==> flow/design.v <==
module convolver #(
    parameter N = 16,   
    parameter Q = 12,   
    parameter n = 416,  
    parameter k = 3,    
    parameter s = 1,    
    parameter NUM_MAC = 8  
)(
    input wire clk,
    input wire rst,
    input wire en,
    input wire [N-1:0] activation_in,
    input wire [(k*k*N)-1:0] weight, 
    input wire [N-1:0] batch_gamma,  
    input wire [N-1:0] batch_beta,   
    output wire [N-1:0] conv_out
);
    reg [N-1:0] line_buffer [(k-1)*n-1:0];
    wire [N-1:0] window_buffer [0:k*k-1];
    integer i;
    always @(posedge clk) begin
        if (rst) begin
            for (i = 0; i < (k-1)*n; i = i + 1) begin
                line_buffer[i] <= 0;
            end
        end else if (en) begin
            for (i = (k-1)*n-1; i > 0; i = i - 1) begin
                line_buffer[i] <= line_buffer[i-1];
            end
            line_buffer[0] <= activation_in;  
        end
    end
    genvar x, y;
    generate
        for (y = 0; y < k; y = y + 1) begin : window_row
            for (x = 0; x < k; x = x + 1) begin : window_col
                if (y == k-1) begin
                    assign window_buffer[y*k + x] = line_buffer[x];  
                end else begin
                    assign window_buffer[y*k + x] = line_buffer[y*n + x];
                end
            end
        end
    endgenerate
    reg [N-1:0] conv_temp;
    always @(*) begin
        conv_temp = 0;
        for (i = 0; i < k*k; i = i + 1) begin
            conv_temp = conv_temp + (($signed(window_buffer[i]) * $signed(weight[i*N +: N])) >>> Q);
        end
    end
    wire [N-1:0] bn_out;
    assign bn_out = (conv_temp * batch_gamma) + batch_beta;
    assign conv_out = (bn_out[N-1]) ? (bn_out >>> 3) : bn_out;  
endmodule
Memo
Re: synthesis data of convolver

-- Step by step through the tools: convolver
Each step is given for the RTL above and for the edited RTL.
"unedited" refers to lines of the RTL above, "edited" to lines of the edited file.
"difference": "edited" minus "unedited" as printed here.
Operators: Yosys type, input widths -> output width; for muxes data width and select width s.
Library cell names are shortened.
The mark - stands for no value.
- top: convolver
- clock port: clk
- cell library: sky130hd
- corner: tt_025C_1v80

-- Diff
Unified diff, file above to edited file.
A script made this edit. It changes what the design does and was not meant as an optimisation.
begin of diff
@@ -52,4 +52,4 @@
     wire [N-1:0] bn_out;
     assign bn_out = (conv_temp * batch_gamma) + batch_beta;
-    assign conv_out = (bn_out[N-1]) ? (bn_out >>> 3) : bn_out;  
+    assign conv_out = bn_out;  
 endmodule
end of diff

-- Word-level counts
Counts by Yosys on the flattened word-level netlist (proc, flatten, opt, wreduce). Print and check cells are left out. Cells with the same type and inputs are merged into one.
- storage and ports (item ; unedited ; edited ; difference):
    flip-flop bits (word level) ; 6704 ; 6704 ; 0
    bits of input ports ; 195 ; 195 ; 0
    output and inout port bits ; 16 ; 16 ; 0
    elaborated cells ; 439 ; 438 ; -1
- cells by class (item ; unedited ; edited ; difference):
    $add $sub $neg ; 9 ; 9 ; 0
    multiply operators ; 10 ; 10 ; 0
    multiplexer cells ; 1 ; 0 ; -1
- operators by type and width (operator ; unedited ; edited ; difference):
    $mux 15 ; 1 ; 0 ; -1
    $mul 16x16->16 ; 9 ; 9 ; 0
    $add 10x4->11 ; 1 ; 1 ; 0
    $add 11x4->12 ; 1 ; 1 ; 0
    $add 16x16->16 ; 1 ; 1 ; 0
    $add 4x4->5 ; 1 ; 1 ; 0
    $add 5x4->6 ; 1 ; 1 ; 0
    $add 6x4->7 ; 1 ; 1 ; 0
    $add 7x4->8 ; 1 ; 1 ; 0
    $add 8x4->9 ; 1 ; 1 ; 0
    $add 9x4->10 ; 1 ; 1 ; 0
    $mul 12x16->16 ; 1 ; 1 ; 0

-- Logic depth
Longest topological path by Yosys (ltp), each cell counted once; first at word level (registers and memories cut), then after technology mapping (sequential cells cut; the memories' decode and read muxes count).
- logic depth (item ; unedited ; edited ; difference):
    word-level depth ; 12 ; 11 ; -1
    ABC_AREA ; 0 ; 0 ; -
    gate-level depth with buffers ; 54 ; 52 ; -2
    gate-level depth less buffers ; 51 ; 50 ; -1

-- After synthesis
The flow's flattened synthesis, as Yosys stat reports it; memories are mapped. The netlist is that of the ABC_AREA named above (0 if unset); the other value can give another one.
- synthesis totals (item ; unedited ; edited ; difference):
    mapped cells ; 26138 ; 26094 ; -44
    synthesis area (um^2) ; 269988.9 ; 270683.4 ; +694.5
    area of sequential cells (um^2) ; 134208.7 ; 134208.7 ; 0.0
    flip-flop cells ; 6704 ; 6704 ; 0
    buffer cells ; 1691 ; 1689 ; -2
- cell types (cell ; unedited ; edited ; difference):
    buf_2 ; 7 ; 765 ; +758
    buf_1 ; 402 ; 16 ; -386
    clkbuf_1 ; 1280 ; 903 ; -377
    nand2_1 ; 789 ; 771 ; -18
    xnor2_1 ; 244 ; 258 ; +14
    o21a_1 ; 7 ; 20 ; +13
    xor2_1 ; 72 ; 60 ; -12
    a21oi_1 ; 33 ; 21 ; -12
    nand4_1 ; 3 ; 15 ; +12
    o21ai_0 ; 26 ; 17 ; -9
    mux2i_1 ; 6712 ; 6704 ; -8
    o211ai_1 ; 4 ; 12 ; +8
    nor2_1 ; 6740 ; 6733 ; -7
    and3_1 ; 10 ; 3 ; -7
    a41o_1 ; 8 ; 1 ; -7
    a211oi_1 ; 1 ; 7 ; +6
    and2_2 ; 0 ; 6 ; +6
    inv_1 ; 1178 ; 1173 ; -5
The list need not be complete.

-- Timing after synthesis
OpenSTA on the mapped netlist: ideal clock, no wires. The path of least setup slack (recovery checks aside). Input and output delay are each 20% of the period. Register names are those of the netlist, which keeps one name where synthesis merged equal registers.
- timing after synthesis (item ; unedited ; edited ; difference):
    kind ; input port to output port ; input port to output port ; -
    start point ; input weight[129] ; input weight[81] ; -
    end point ; output conv_out[11] ; output conv_out[14] ; -
    period (ns) ; 28.0 ; 28.0 ; 0.0
    input delay (ns) ; 5.600 ; 5.600 ; 0.000
    external output delay (ns) ; 5.600 ; 5.600 ; 0.000
    time at the first pin (ns) ; 5.600 ; 5.600 ; 0.000
    data arrival time (ns) ; 18.132 ; 17.171 ; -0.961
    required time (ns) ; 22.400 ; 22.400 ; 0.000
    path slack (ns) ; 4.268 ; 5.229 ; +0.961
    delay of the path (ns) ; 12.532 ; 11.571 ; -0.961
    stages on the path ; 47 ; 45 ; -2
    path buffers ; 3 ; 2 ; -1
    period reached after synthesis (ns) ; 23.732 ; 22.771 ; -0.961
"delay of the path" = arrival - input delay + setup time.
A path that ends at an output port has no setup time.
"stages on the path": output pins that drive a net of the path, with the launching flip-flop's if there is one; two outputs of one cell count as two.
"period reached after synthesis" = period - worst setup slack (recovery checks aside). The figure is calculated, with input and output delays left at 20% of the set period.
Between the ends stands the longest chain of elaborated cells between them, by number of cells; it is not shown to be the way that was timed. Of several equally long chains one is given.
Each line given opens the expression or statement behind the cell; cells for indexed reads and writes are added by Yosys, which also makes memories of some case tables.
Between the ends, after synthesis, unedited:
- path through: clkbuf_1 nand2_1 fa_1 inv_1 fa_1 fa_1 inv_1 fa_1 inv_1 fa_1 fa_1 ha_1 o21ai_0 nor2_1 o2bb2ai_1 a311oi_1 o21ai_0 xnor2_1 (+11 left out) nand2_1 fa_1 fa_1 inv_1 fa_1 fa_1 inv_1 fa_1 inv_1 ha_1 or3_1 a31oi_1 nor2b_1 a21oi_1 o21ai_2 xnor2_4 buf_6 mux2i_1
- cells in the longest elaborated chain at 5
- noted elaborated cells on any way between the ends: 5
- RTL lines with such cells: 3
- those cells by class: add/sub: 2; mul: 2; mux: 1
- ends and longest elaborated chain, after synthesis, unedited (item ; RTL line ; text):
    start, declared ; 13 ; input wire [(k*k*N)-1:0] weight,
    $mul 16x16->16 ; 49 ; conv_temp = conv_temp + (($signed(window_buffer[i]) * $signed(weight[i*N +: N])) >>> Q);
    $add 11x4->12 ; 49 ;
    $mul 12x16->16 ; 53 ; assign bn_out = (conv_temp * batch_gamma) + batch_beta;
    $add 16x16->16 ; 53 ;
    $mux 15 ; 54 ; assign conv_out = (bn_out[N-1]) ? (bn_out >>> 3) : bn_out;
    end, declared ; 16 ; output wire [N-1:0] conv_out
Between the ends, after synthesis, edited:
- path through: clkbuf_1 nand2_1 fa_1 inv_1 fa_1 ha_1 inv_1 fa_1 fa_1 inv_1 fa_1 ha_1 a21o_1 a21o_1 a211oi_1 nor3b_1 o41ai_2 o21bai_1 (+9 left out) fa_1 xor2_1 clkbuf_1 nand2_1 fa_1 inv_1 fa_1 fa_1 fa_1 inv_1 fa_1 inv_1 ha_1 and2_1 o21ai_0 o31ai_1 o41ai_1 xnor2_1
- cells in the longest elaborated chain at 7
- noted elaborated cells on any way between the ends: 7
- RTL lines with such cells: 2
- those cells by class: add/sub: 5; mul: 2
- ends and longest elaborated chain, after synthesis, edited (item ; RTL line ; text):
    start, declared ; 13 ; input wire [(k*k*N)-1:0] weight,
    $mul 16x16->16 ; 49 ; conv_temp = conv_temp + (($signed(window_buffer[i]) * $signed(weight[i*N +: N])) >>> Q);
    $add 8x4->9 ; 49 ;
    $add 9x4->10 ; 49 ;
    $add 10x4->11 ; 49 ;
    $add 11x4->12 ; 49 ;
    $mul 12x16->16 ; 53 ; assign bn_out = (conv_temp * batch_gamma) + batch_beta;
    $add 16x16->16 ; 53 ;
    end, declared ; 16 ; output wire [N-1:0] conv_out

-- Path in the finished layout
Path of least setup slack in the final report of each run of pair A (OpenROAD, finished layout, wires in). Where an end is a register, its clock arrival counts in the times.
- timing post-layout (item ; unedited ; edited ; difference):
    kind ; input port to output port ; input port to output port ; -
    start point ; input weight[52] ; input weight[49] ; -
    end point ; output conv_out[7] ; output conv_out[14] ; -
    period (ns) ; 28.0 ; 28.0 ; 0.0
    input delay (ns) ; 5.60 ; 5.60 ; 0.00
    external output delay (ns) ; 5.60 ; 5.60 ; 0.00
    time at the first pin (ns) ; 5.60 ; 5.60 ; 0.00
    data arrival time (ns) ; 20.33 ; 19.83 ; -0.50
    required time (ns) ; 22.40 ; 22.40 ; 0.00
    path slack (ns) ; 2.07 ; 2.57 ; +0.50
    stages on the path ; 44 ; 44 ; 0
    path buffers ; 2 ; 2 ; 0
Between the ends stands the longest chain of elaborated cells between them, by number of cells; it is not shown to be the way that was timed. Of several equally long chains one is given.
Between the ends, post-layout, unedited:
- path through: clkdlybuf4s50_1 and2_1 fa_1 inv_1 fa_1 fa_1 fa_1 inv_1 fa_1 inv_1 fa_1 inv_1 ha_1 o21ai_0 o31ai_1 o22ai_1 xor2_1 fa_1 (+8 left out) nand2_1 fa_1 fa_1 inv_1 fa_1 fa_1 inv_1 fa_1 inv_1 ha_1 or3_1 a31oi_1 nor2b_1 a21oi_1 o21ai_2 xnor2_4 mux2_2 clkdlybuf4s50_1
- cells in the longest elaborated chain at 10
- noted elaborated cells on any way between the ends: 10
- RTL lines with such cells: 3
- those cells by class: add/sub: 7; mul: 2; mux: 1
- ends and longest elaborated chain, post-layout, unedited (item ; RTL line ; text):
    start, declared ; 13 ; input wire [(k*k*N)-1:0] weight,
    $mul 16x16->16 ; 49 ; conv_temp = conv_temp + (($signed(window_buffer[i]) * $signed(weight[i*N +: N])) >>> Q);
    $add 6x4->7 ; 49 ;
    $add 7x4->8 ; 49 ;
    $add 8x4->9 ; 49 ;
    $add 9x4->10 ; 49 ;
    $add 10x4->11 ; 49 ;
    $add 11x4->12 ; 49 ;
    $mul 12x16->16 ; 53 ; assign bn_out = (conv_temp * batch_gamma) + batch_beta;
    $add 16x16->16 ; 53 ;
    $mux 15 ; 54 ; assign conv_out = (bn_out[N-1]) ? (bn_out >>> 3) : bn_out;
    end, declared ; 16 ; output wire [N-1:0] conv_out
Between the ends, post-layout, edited:
- path through: clkdlybuf4s50_1 nand2_1 fa_1 inv_1 fa_1 ha_1 fa_1 inv_1 fa_1 inv_1 fa_1 ha_1 a21o_1 a211oi_1 a21oi_1 o41ai_1 o21bai_1 xnor2_1 (+8 left out) a21oi_1 xnor2_2 nand2_1 fa_1 inv_1 fa_1 fa_1 fa_1 inv_1 fa_1 inv_1 ha_1 and2_1 o21ai_0 o31ai_1 o41ai_1 xnor2_1 clkdlybuf4s50_1
- cells in the longest elaborated chain at 9
- noted elaborated cells on any way between the ends: 9
- RTL lines with such cells: 2
- those cells by class: add/sub: 7; mul: 2
- ends and longest elaborated chain, post-layout, edited (item ; RTL line ; text):
    start, declared ; 13 ; input wire [(k*k*N)-1:0] weight,
    $mul 16x16->16 ; 49 ; conv_temp = conv_temp + (($signed(window_buffer[i]) * $signed(weight[i*N +: N])) >>> Q);
    $add 6x4->7 ; 49 ;
    $add 7x4->8 ; 49 ;
    $add 8x4->9 ; 49 ;
    $add 9x4->10 ; 49 ;
    $add 10x4->11 ; 49 ;
    $add 11x4->12 ; 49 ;
    $mul 12x16->16 ; 53 ; assign bn_out = (conv_temp * batch_gamma) + batch_beta;
    $add 16x16->16 ; 53 ;
    end, declared ; 16 ; output wire [N-1:0] conv_out

-- Flow runs
Both versions went through the flow (Yosys, OpenROAD) with the same settings in each pair. Constraints: input delay and output delay 20% of the set period each, output load 0.01 pF.
Flow settings, pair A:
- CORE_UTILIZATION: 45
- PLACE_DENSITY: 0.6
- noted period_ns: 28.0
- CAP_MARGIN: 20
- CORE_MARGIN: 2
- SLEW_MARGIN: 20
- results, pair A (item ; unedited ; edited ; difference):
    chip area after synthesis (Yosys) (um^2) ; 269988.9 ; 270683.4 ; +694.5
    die outline area (um^2) ; 606187.0 ; 607737.0 ; +1550.0
    area of the standard cells in the finished layout (um^2) ; 300874.0 ; 301139.0 ; +265.0
    utilization in the final report ; 0.503 ; 0.503 ; 0.000
    setup slack of the worst path (ns) ; 2.069 ; 2.573 ; +0.504
    total negative setup slack (ns) ; 0.000 ; 0.000 ; 0.000
    worst hold slack after layout (ns) ; 0.444 ; 0.465 ; +0.021
    achieved period (ns) ; 25.931 ; 25.427 ; -0.504
Flow settings, pair B:
- ABC_AREA: 1
- CAP_MARGIN: 20
- noted CELL_PAD_IN_SITES_GLOBAL_PLACEMENT: 1
- CORE_ASPECT_RATIO: 1.4
- CORE_MARGIN: 4
- CORE_UTILIZATION: 25
- MIN_ROUTING_LAYER: met1
- PLACE_DENSITY_LB_ADDON at 0.06
- noted period_ns: 45.9
- SLEW_MARGIN: 20
- results, pair B (item ; unedited ; edited ; difference):
    chip area after synthesis (Yosys) (um^2) ; 266366.7 ; 268437.5 ; +2070.8
    die outline area (um^2) ; 1082280.0 ; 1090630.0 ; +8350.0
    area of the standard cells in the finished layout (um^2) ; 304257.0 ; 304971.0 ; +714.0
    utilization in the final report ; 0.286 ; 0.285 ; -0.001
    setup slack of the worst path (ns) ; 12.513 ; 13.345 ; +0.832
    total negative setup slack (ns) ; 0.000 ; 0.000 ; 0.000
    worst hold slack after layout (ns) ; 0.422 ; 0.409 ; -0.013
    achieved period (ns) ; 33.387 ; 32.555 ; -0.832
By "achieved period" is meant the clock period of the run minus its worst setup slack. This is arithmetic on one report: input and output delays are still those of the set period (20% each).
